==> flow/design.v <==
module float_adder(
    input   clk,
    input   rst,
    input   [31:0]  x,
    input   [31:0]  y,
    output  reg [31:0]  z,
    output  reg [1:0]   overflow, 
    output  reg done
);
    reg [24:0]  m_x, m_y, m_z;
    reg [7:0]   exp_x, exp_y, exp_z;
    reg [2:0]   state_now;
    reg sign_z;
    reg [31:0]  x_q, y_q;
    reg [24:0] out_x,out_y,mid_y,mid_x;
    reg [7:0] move_tot;
    reg [2:0] bigger;
    parameter start = 3'b000, zerocheck = 3'b001, equalcheck = 3'b010, addm = 3'b011, normal = 3'b100, over = 3'b110;
    always @(posedge clk) begin
        if(!rst)begin
            state_now <= start;
            done <= 1'b0;
        end
        else begin
        done <= 1'b0;
        case(state_now)
            start:
                begin
                    x_q <= x;
                    y_q <= y;
                    bigger <= 2'b00;
                    exp_x <= x[30:23];
                    exp_y <= y[30:23];
                    m_x <= {1'b0, 1'b1, x[22:0]};
                    m_y <= {1'b0, 1'b1, y[22:0]};
                    out_x <= 25'b0;
                    out_y <= 25'b0;
                    move_tot <= 8'b0;
                    mid_y<={24'b0,1'b1};
                    mid_x<={24'b0,1'b1};
                    if((x[30:23] == 8'd255 && x[22:0] != 0) || (y[30:23] == 8'd255 && y[22:0] != 0)) 
                        begin
                            overflow <= 2'b11;
                            state_now <= over;
                            sign_z <= 1'b1;
                            exp_z <= 8'b11111111;
                            m_z <= 23'b11111111111111111111111;
                        end
                    else if((x[30:23] == 8'd255 && x[22:0] == 0) || (y[30:23] == 8'd255 && y[22:0] == 0)) 
                        begin
                            overflow <= 2'b11;
                            state_now <= over;
                            sign_z <= 1'b0;
                            exp_z <= 8'b11111111;
                            m_z <= 23'b0;
                        end
                    else
                        begin
                            overflow <= 2'b00;
                            state_now <= zerocheck;
                        end
                end
            zerocheck:
                begin
                    if(m_x[22:0] == 23'b0 && exp_x == 8'b0)
                        begin
                            sign_z <= y_q[31];
                            exp_z <= exp_y;
                            m_z <= m_y;
                            state_now <= over;
                        end
                    else if(m_y[22:0] == 23'b0 && exp_y == 8'b0)
                        begin
                            sign_z <= x_q[31];
                            exp_z <= exp_x;
                            m_z <= m_x;
                            state_now <= over;
                        end
                    else
                        begin
                            state_now <= equalcheck;
                        end
                    if(m_x[22:0] != 23'b0 && exp_x == 8'b0)
                        begin
                            m_x <= {1'b0, 1'b0, x_q[22:0]};
                        end
                    if(m_y[22:0] != 23'b0 && exp_y == 8'b0)
                        begin
                            m_y <= {1'b0, 1'b0, y_q[22:0]};
                        end
                end
            equalcheck:
                begin
                    if(exp_x == exp_y)
                        begin
                            if(bigger == 2'b0)
                                begin
                                    state_now <= addm; 
                                end
                            else if(bigger == 2'b10)
                                begin
                                    if(out_y > mid_y)
                                        begin
                                            m_y <= m_y + 1'b1;
                                        end 
                                    else if(out_y < mid_y)
                                        begin
                                            m_y <= m_y;
                                        end
                                    else if(out_y == m_y)
                                        begin
                                            if(m_y[0] == 1)
                                                begin
                                                    m_y <= m_y + 1'b1;
                                                end
                                            else
                                                begin
                                                    m_y <= m_y;
                                                end
                                        end
                                    state_now <= addm;
                                end
                            else if(bigger == 2'b01)
                                begin
                                    if(out_x > mid_x)
                                        begin
                                            m_x <= m_x + 1'b1;
                                        end 
                                    else if(out_x < mid_x)
                                        begin
                                            m_x <= m_x;
                                        end
                                    else if(out_x == m_x)
                                        begin
                                            if(m_x[0] == 1)
                                                begin
                                                    m_x <= m_x + 1'b1;
                                                end
                                            else
                                                begin
                                                    m_x <= m_x;
                                                end
                                        end
                                    state_now <= addm;
                                end
                        end
                    else
                        begin
                            if(exp_x > exp_y)
                                begin
                                    bigger <= 2'b01;
                                    exp_y <= exp_y + 1'b1;
                                    m_y[23:0] <= {1'b0, m_y[23:1]};
                                    out_y[move_tot] <= m_y[0];
                                    mid_y <= {mid_y[23:0], mid_y[24]};
                                    move_tot <= move_tot + 1'b1;
                                    if(m_y == 24'b0) 
                                        begin
                                            sign_z <= x_q[31];
                                            exp_z <= exp_x;
                                            m_z <= m_x;
                                            state_now <= over;
                                        end
                                    else
                                        begin
                                            state_now <= equalcheck;
                                        end
                                end 
                            else
                                begin
                                    bigger <= 2'b10;
                                    exp_x <= exp_x + 1'b1;
                                    m_x[23:0] <= {1'b0, m_x[23:1]};
                                    out_x[move_tot] <= m_x[0];
                                    mid_x <= {mid_x[23:0], mid_x[24]};
                                    move_tot <= move_tot + 1'b1;
                                    if(m_x == 24'b0) 
                                        begin
                                            sign_z <= y_q[31];
                                            exp_z <= exp_y;
                                            m_z <= m_y;
                                            state_now <= over;
                                        end
                                    else
                                        begin
                                            state_now <= equalcheck;
                                        end
                                end
                        end
                end
            addm:
                begin
                    if(x_q[31] ^ y_q[31] == 1'b0)
                        begin
                            exp_z <= exp_x;
                            sign_z <= x_q[31];
                            m_z <= m_x + m_y;
                            state_now <= normal;
                        end 
                    else
                        begin
                            if(m_x > m_y)
                                begin
                                    exp_z <= exp_x;
                                    sign_z <= x_q[31];
                                    m_z <= m_x - m_y;
                                    state_now <= normal;
                                end
                            else if(m_x < m_y)
                                begin
                                    exp_z <= exp_y;
                                    sign_z <= y_q[31];
                                    m_z <= m_y - m_x;
                                    state_now <= normal;
                                end
                            else
                                begin
                                    sign_z <= 1'b0;
                                    exp_z <= 8'b0;
                                    m_z <= 23'b0;
                                    state_now <= over;
                                end
                        end
                end
            normal:
                begin
                    if(m_z[24] == 1'b1)
                        begin
                            if(m_z[0] == 1)
                                begin
                                    m_z <= m_z + 1'b1;
                                    m_z[0] <= 0;
                                    state_now <= normal;
                                end
                            else
                                begin
                                     m_z <= {1'b0, m_z[24:1]};
                                    exp_z <= exp_z + 1'b1;
                                    state_now <= over;
                                end
                        end 
                    else
                        begin
                            if(m_z[23] == 1'b0 && exp_z >= 1)
                                begin
                                    m_z <= {m_z[23:0], 1'b0};
                                    exp_z <= exp_z - 1'b1;
                                    state_now <= normal;
                                end 
                            else
                                begin
                                    state_now <= over;
                                end
                        end
                end
            over:
                begin
                    z <= {sign_z, exp_z[7:0], m_z[22:0]};
                    done <= 1'b1;
                    if(overflow)
                        begin
                            overflow <= overflow;
                            state_now <= start;
                        end
                    else if(exp_z == 8'd255)
                        begin
                            overflow <= 2'b01;
                            state_now <= start;
                        end
                    else if(exp_z == 8'd0 && m_z[22:0] != 23'b0)
                        begin
                            overflow <= 2'b10;
                            state_now <= start;
                        end
                    else
                        begin
                            overflow <= 2'b0;
                            state_now <= start;
                        end
                end
            default:
                begin
                    state_now <= start;
                end
        endcase    
        end
    end
endmodule
# Reports on float_adder
# The steps from the RTL of float_adder to its reports follow in flow order.
# Lines are those of the file above, counted from 1.
# A cell with - has no value.
# setup
design	float_adder
clk_port	clk
lib	sky130hd
corner	tt_025C_1v80

# Word-level counts
# Source: Yosys, flattened and elaborated, memories not mapped. Widths are those after wreduce. Registers that Yosys merges into a memory's read port (data or address) are not register bits. Print and check cells do not count. Equal cells are merged and count once.
# bits
elab_cells	297
out_inout_bits	35
ff_bits	313
inputBits	66
# classes
n_eq	49
add_sub_neg	12
bitwise	8
n_mux	143
compare	8
shift	3
reduce_and_logical	50
# ops
op	count
2-to-1 mux 24 bit	33
parallel mux 25 bit (select 2 bit)	4
2-to-1 mux 25 bit	8
2-to-1 mux 8 bit	19
parallel mux 24 bit (select 3 bit)	2
parallel mux 24 bit (select 5 bit)	1
nonzero test 23 bit	5
zero test 23 bit	4
adder 25 x 1 -> 25 bit (second input constant)	3
greater-than comparator 25 bit	3
< comparator 25 bit	3
!= test 3 bit (second input constant)	18
variable shift 1 x 9 -> 25 bit	2
subtractor 25 bit	2
equality test 25 bit	2
bitwise AND 25 bit	2
OR 25 bit	2
zero test 25 bit	2
parallel mux 8 bit (select 2 bit)	3
2-to-1 mux 1 bit	41
parallel mux 8 bit (select 5 bit)	1
AND reduction 9 bit	4
2-to-1 mux 3 bit	12
adder 8 x 1 -> 8 bit (second input constant)	4
variable shift 1 x 9 -> 25 bit (first input constant)	1
adder 25 bit	1
NOT 25 bit	1
!= test 4 bit (second input constant)	6
# Other operator kinds: 34; their cells: 84.

# Logic depth
# Depth = most cells in a row (Yosys ltp): at word level without a register or memory, in the mapped netlist without a sequential cell, where the memories' decode and read muxes count.
# depth
depth_word	10
abc_area	0
ltp_mapped	14
mapped_depth_nobuf	13

# Synthesis result
# The flow's flattened synthesis, as Yosys stat reports it; memories are mapped. The netlist is that of the ABC_AREA named above (0 if unset); the other value can give another one.
# Totals and module areas in this step are rounded.
# by_type
cell_type	count	type_area_um2
sky130_fd_sc_hd__edfxtp_1	290	8.71E+03
sky130_fd_sc_hd__ha_1	147	1.84E+03
sky130_fd_sc_hd__xnor2_1	129	1.13E+03
sky130_fd_sc_hd__nor2_1	261	979.69
sky130_fd_sc_hd__a21oi_1	166	830.797
sky130_fd_sc_hd__inv_1	148	555.533
sky130_fd_sc_hd__o21ai_0	107	535.514
sky130_fd_sc_hd__nand2_1	136	510.49
sky130_fd_sc_hd__clkbuf_1	131	491.722
sky130_fd_sc_hd__nand3_1	81	405.389
sky130_fd_sc_hd__xor2_1	44	385.37
sky130_fd_sc_hd__a221oi_1	42	367.853
sky130_fd_sc_hd__mux2i_1	33	330.317
sky130_fd_sc_hd__nand4_1	52	325.312
sky130_fd_sc_hd__a21o_1	39	292.781
sky130_fd_sc_hd__nor3_1	53	265.254
sky130_fd_sc_hd__nor4_1	42	262.752
sky130_fd_sc_hd__a221o_1	23	230.221
# Not listed: further types 60, cells in them 404.
# mapped
seqArea_um2	8910
stdcells	2328
buffers	145
flip_flops	300
synth_area_um2	21700

# Path before layout
# OpenSTA on the mapped netlist: ideal clock, no wires. The path of least setup slack (recovery checks aside). Input and output delay are each 20% of the period. Register names are those of the netlist, which keeps one name where synthesis merged equal registers.
# synth_path
path_kind	register -> register
startpoint	register exp_x[5]
endpoint	register exp_y[0]
path_delay_ns	6.280
path_stages	7
launch_ns	0.000
path_buffers	0
setup_ns	0.563
period_ns	5.0
t_arrival_ns	5.717
setup_slack_ns	-1.280
required_ns	4.437
period_less_setup_slack_ns	6.28
# "path_delay_ns" is the arrival time less input delay plus setup time.
# "path_stages": output pins that drive a net of the path, with the launching flip-flop's if there is one; two outputs of one cell count as two.
# "period_less_setup_slack_ns" = period - worst setup slack (recovery checks aside). The figure is calculated, with input and output delays left at 20% of the set period.
# Between the ends stands the longest chain of elaborated cells between them, by number of cells; it is not shown to be the way that was timed. Of several equally long chains one is given.
# Each line given opens the expression or statement behind the cell; cells for indexed reads and writes are added by Yosys, which also makes memories of some case tables.
# Only ways into the end's enable, where the timed path ends, are counted here.
# synth_via
path_cell_list	sky130_fd_sc_hd__edfxtp_1 -> sky130_fd_sc_hd__ha_1 -> sky130_fd_sc_hd__nand4_1 -> sky130_fd_sc_hd__nor2_1 -> sky130_fd_sc_hd__nor2_1 -> sky130_fd_sc_hd__nand2b_1 -> sky130_fd_sc_hd__a21boi_0
elab_chain_len	3
cone_cells	5
lines_between	2
classes_between	compare: 1; eq/ne: 3; reduce/logical: 1
# synth_rtl
element	line_no	source
start, declared	11	reg [7:0]   exp_x, exp_y, exp_z;
start, assigned	32	exp_x <= x[30:23];
start, assigned	172	exp_x <= exp_x + 1'b1;
greater-than comparator 8 bit	149	if(exp_x > exp_y)
!= test 2 bit	-
AND reduction 4 bit	-
end, assigned	33	exp_y <= y[30:23];
end, assigned	152	exp_y <= exp_y + 1'b1;
end, declared	11

# Worst path after layout
# Path of least setup slack in the final report of flow run 1 (OpenROAD, finished layout, wires in). Where an end is a register, its clock arrival counts in the times.
# layout_path
path_kind	register -> register
startpoint	register m_x[9]
endpoint	register m_z[24]
required_ns	5.30
setup_ns	0.31
period_ns	5.0
path_buffers	1
launch_ns	0.58
path_stages	13
setup_slack_ns	0.32
t_arrival_ns	4.97
# Between the ends stands the longest chain of elaborated cells between them, by number of cells; it is not shown to be the way that was timed. Of several equally long chains one is given.
# At most two assigning lines are given for a register; there are more.
# Ways into the end's enable are left out, as the timed path ends at the data pin.
# layout_via
path_cell_list	sky130_fd_sc_hd__edfxtp_1 -> sky130_fd_sc_hd__inv_1 -> sky130_fd_sc_hd__ha_1 -> sky130_fd_sc_hd__clkbuf_1 -> sky130_fd_sc_hd__nand2_1 -> sky130_fd_sc_hd__a211oi_1 -> sky130_fd_sc_hd__nor3_1 -> sky130_fd_sc_hd__o21ai_0 -> sky130_fd_sc_hd__a21oi_1 -> sky130_fd_sc_hd__o21a_1 -> sky130_fd_sc_hd__o21ai_0 -> sky130_fd_sc_hd__xnor2_1 -> sky130_fd_sc_hd__o221ai_1
elab_chain_len	5
cone_cells	16
lines_between	11
classes_between	add/sub: 3; compare: 2; mux: 8; reduce/logical: 3
# layout_rtl
element	line_no	source
start, declared	10	reg [24:0]  m_x, m_y, m_z;
start, assigned	34	m_x <= {1'b0, 1'b1, x[22:0]};
start, assigned	85	m_x <= {1'b0, 1'b0, x_q[22:0]};
subtractor 25 bit	213	m_z <= m_y - m_x;
2-to-1 mux 24 bit	209	else if(m_x < m_y)
2-to-1 mux 24 bit	202	if(m_x > m_y)
2-to-1 mux 24 bit	193	if(x_q[31] ^ y_q[31] == 1'b0)
parallel mux 24 bit (select 5 bit)	26	case(state_now)
end, assigned	69	m_z <= m_y;
end, assigned	76	m_z <= m_x;
end, declared	10

# Design float_adder on sky130hd. What follows are 5 stored runs of the flow, each under its own settings; their order means nothing. The constraints put input and output delay at 20% of the set period each and load the outputs with 0.01 pF.
# "achieved_clock_period_ns": clock period set for the run, less the worst setup slack. It is reckoned from that one timing run; input and output delays stay at 20% of the period that was set.
# "worstPathTime_ns" = time allowed to the worst setup path (clock period - input delay - output delay, where it has them) - its slack; a late launch clock adds to it, a late capture clock takes from it.
# "power_w": no workload was simulated; the value follows from the tool's default switching activity.
# Results are given in rounded form.
# Among the settings, n/a means not set for that run.
run	CAP_MARGIN	CORE_ASPECT_RATIO	CORE_UTILIZATION	CTS_CLUSTER_DIAMETER	GPL_TIMING_DRIVEN	MAX_ROUTING_LAYER	PLACE_DENSITY_LB_ADDON	SETUP_SLACK_MARGIN	TNS_END_PERCENT	period_ns	CORE_MARGIN	SLEW_MARGIN	CTS_CLUSTER_SIZE	fin_tns_ns	worstPathTime_ns	worst_setup_path_type	die_um2	power_w	finish.stdcell_area_um2	post_synth_area_um2	worstSetupSlack_ns	achieved_clock_period_ns	ws_hold_ns	finalUtil_frac
flow run 1	35	1.97	54	248	0	met4	0.29	0.42	15	5.0	2	20	n/a	0.000	4.68	register -> register	41800	0.00742	24700	21700	0.324	4.676	0.446	0.621
flow run 2	15	n/a	40	n/a	0	met4	0.29	n/a	95	5.0	2	20	n/a	-0.027	5.03	register -> register	56100	0.00758	24900	21700	-0.027	5.027	0.448	0.464
flow run 3	20	n/a	40	n/a	n/a	n/a	0.29	n/a	95	5.0	2	20	n/a	0.000	4.32	register -> register	56100	0.0077	25000	21700	0.676	4.324	0.490	0.466
flow run 4	35	1.48	54	248	0	met4	0.16	0.42	15	5.0	2	20	n/a	0.000	4.73	register -> register	41800	0.00726	24600	21700	0.272	4.728	0.454	0.619
flow run 5	20	n/a	40	n/a	n/a	n/a	n/a	0.13	n/a	2.49	7	20	13	-114	3.37	register -> register	60900	0.018	34500	21700	-0.881	3.371	0.462	0.643
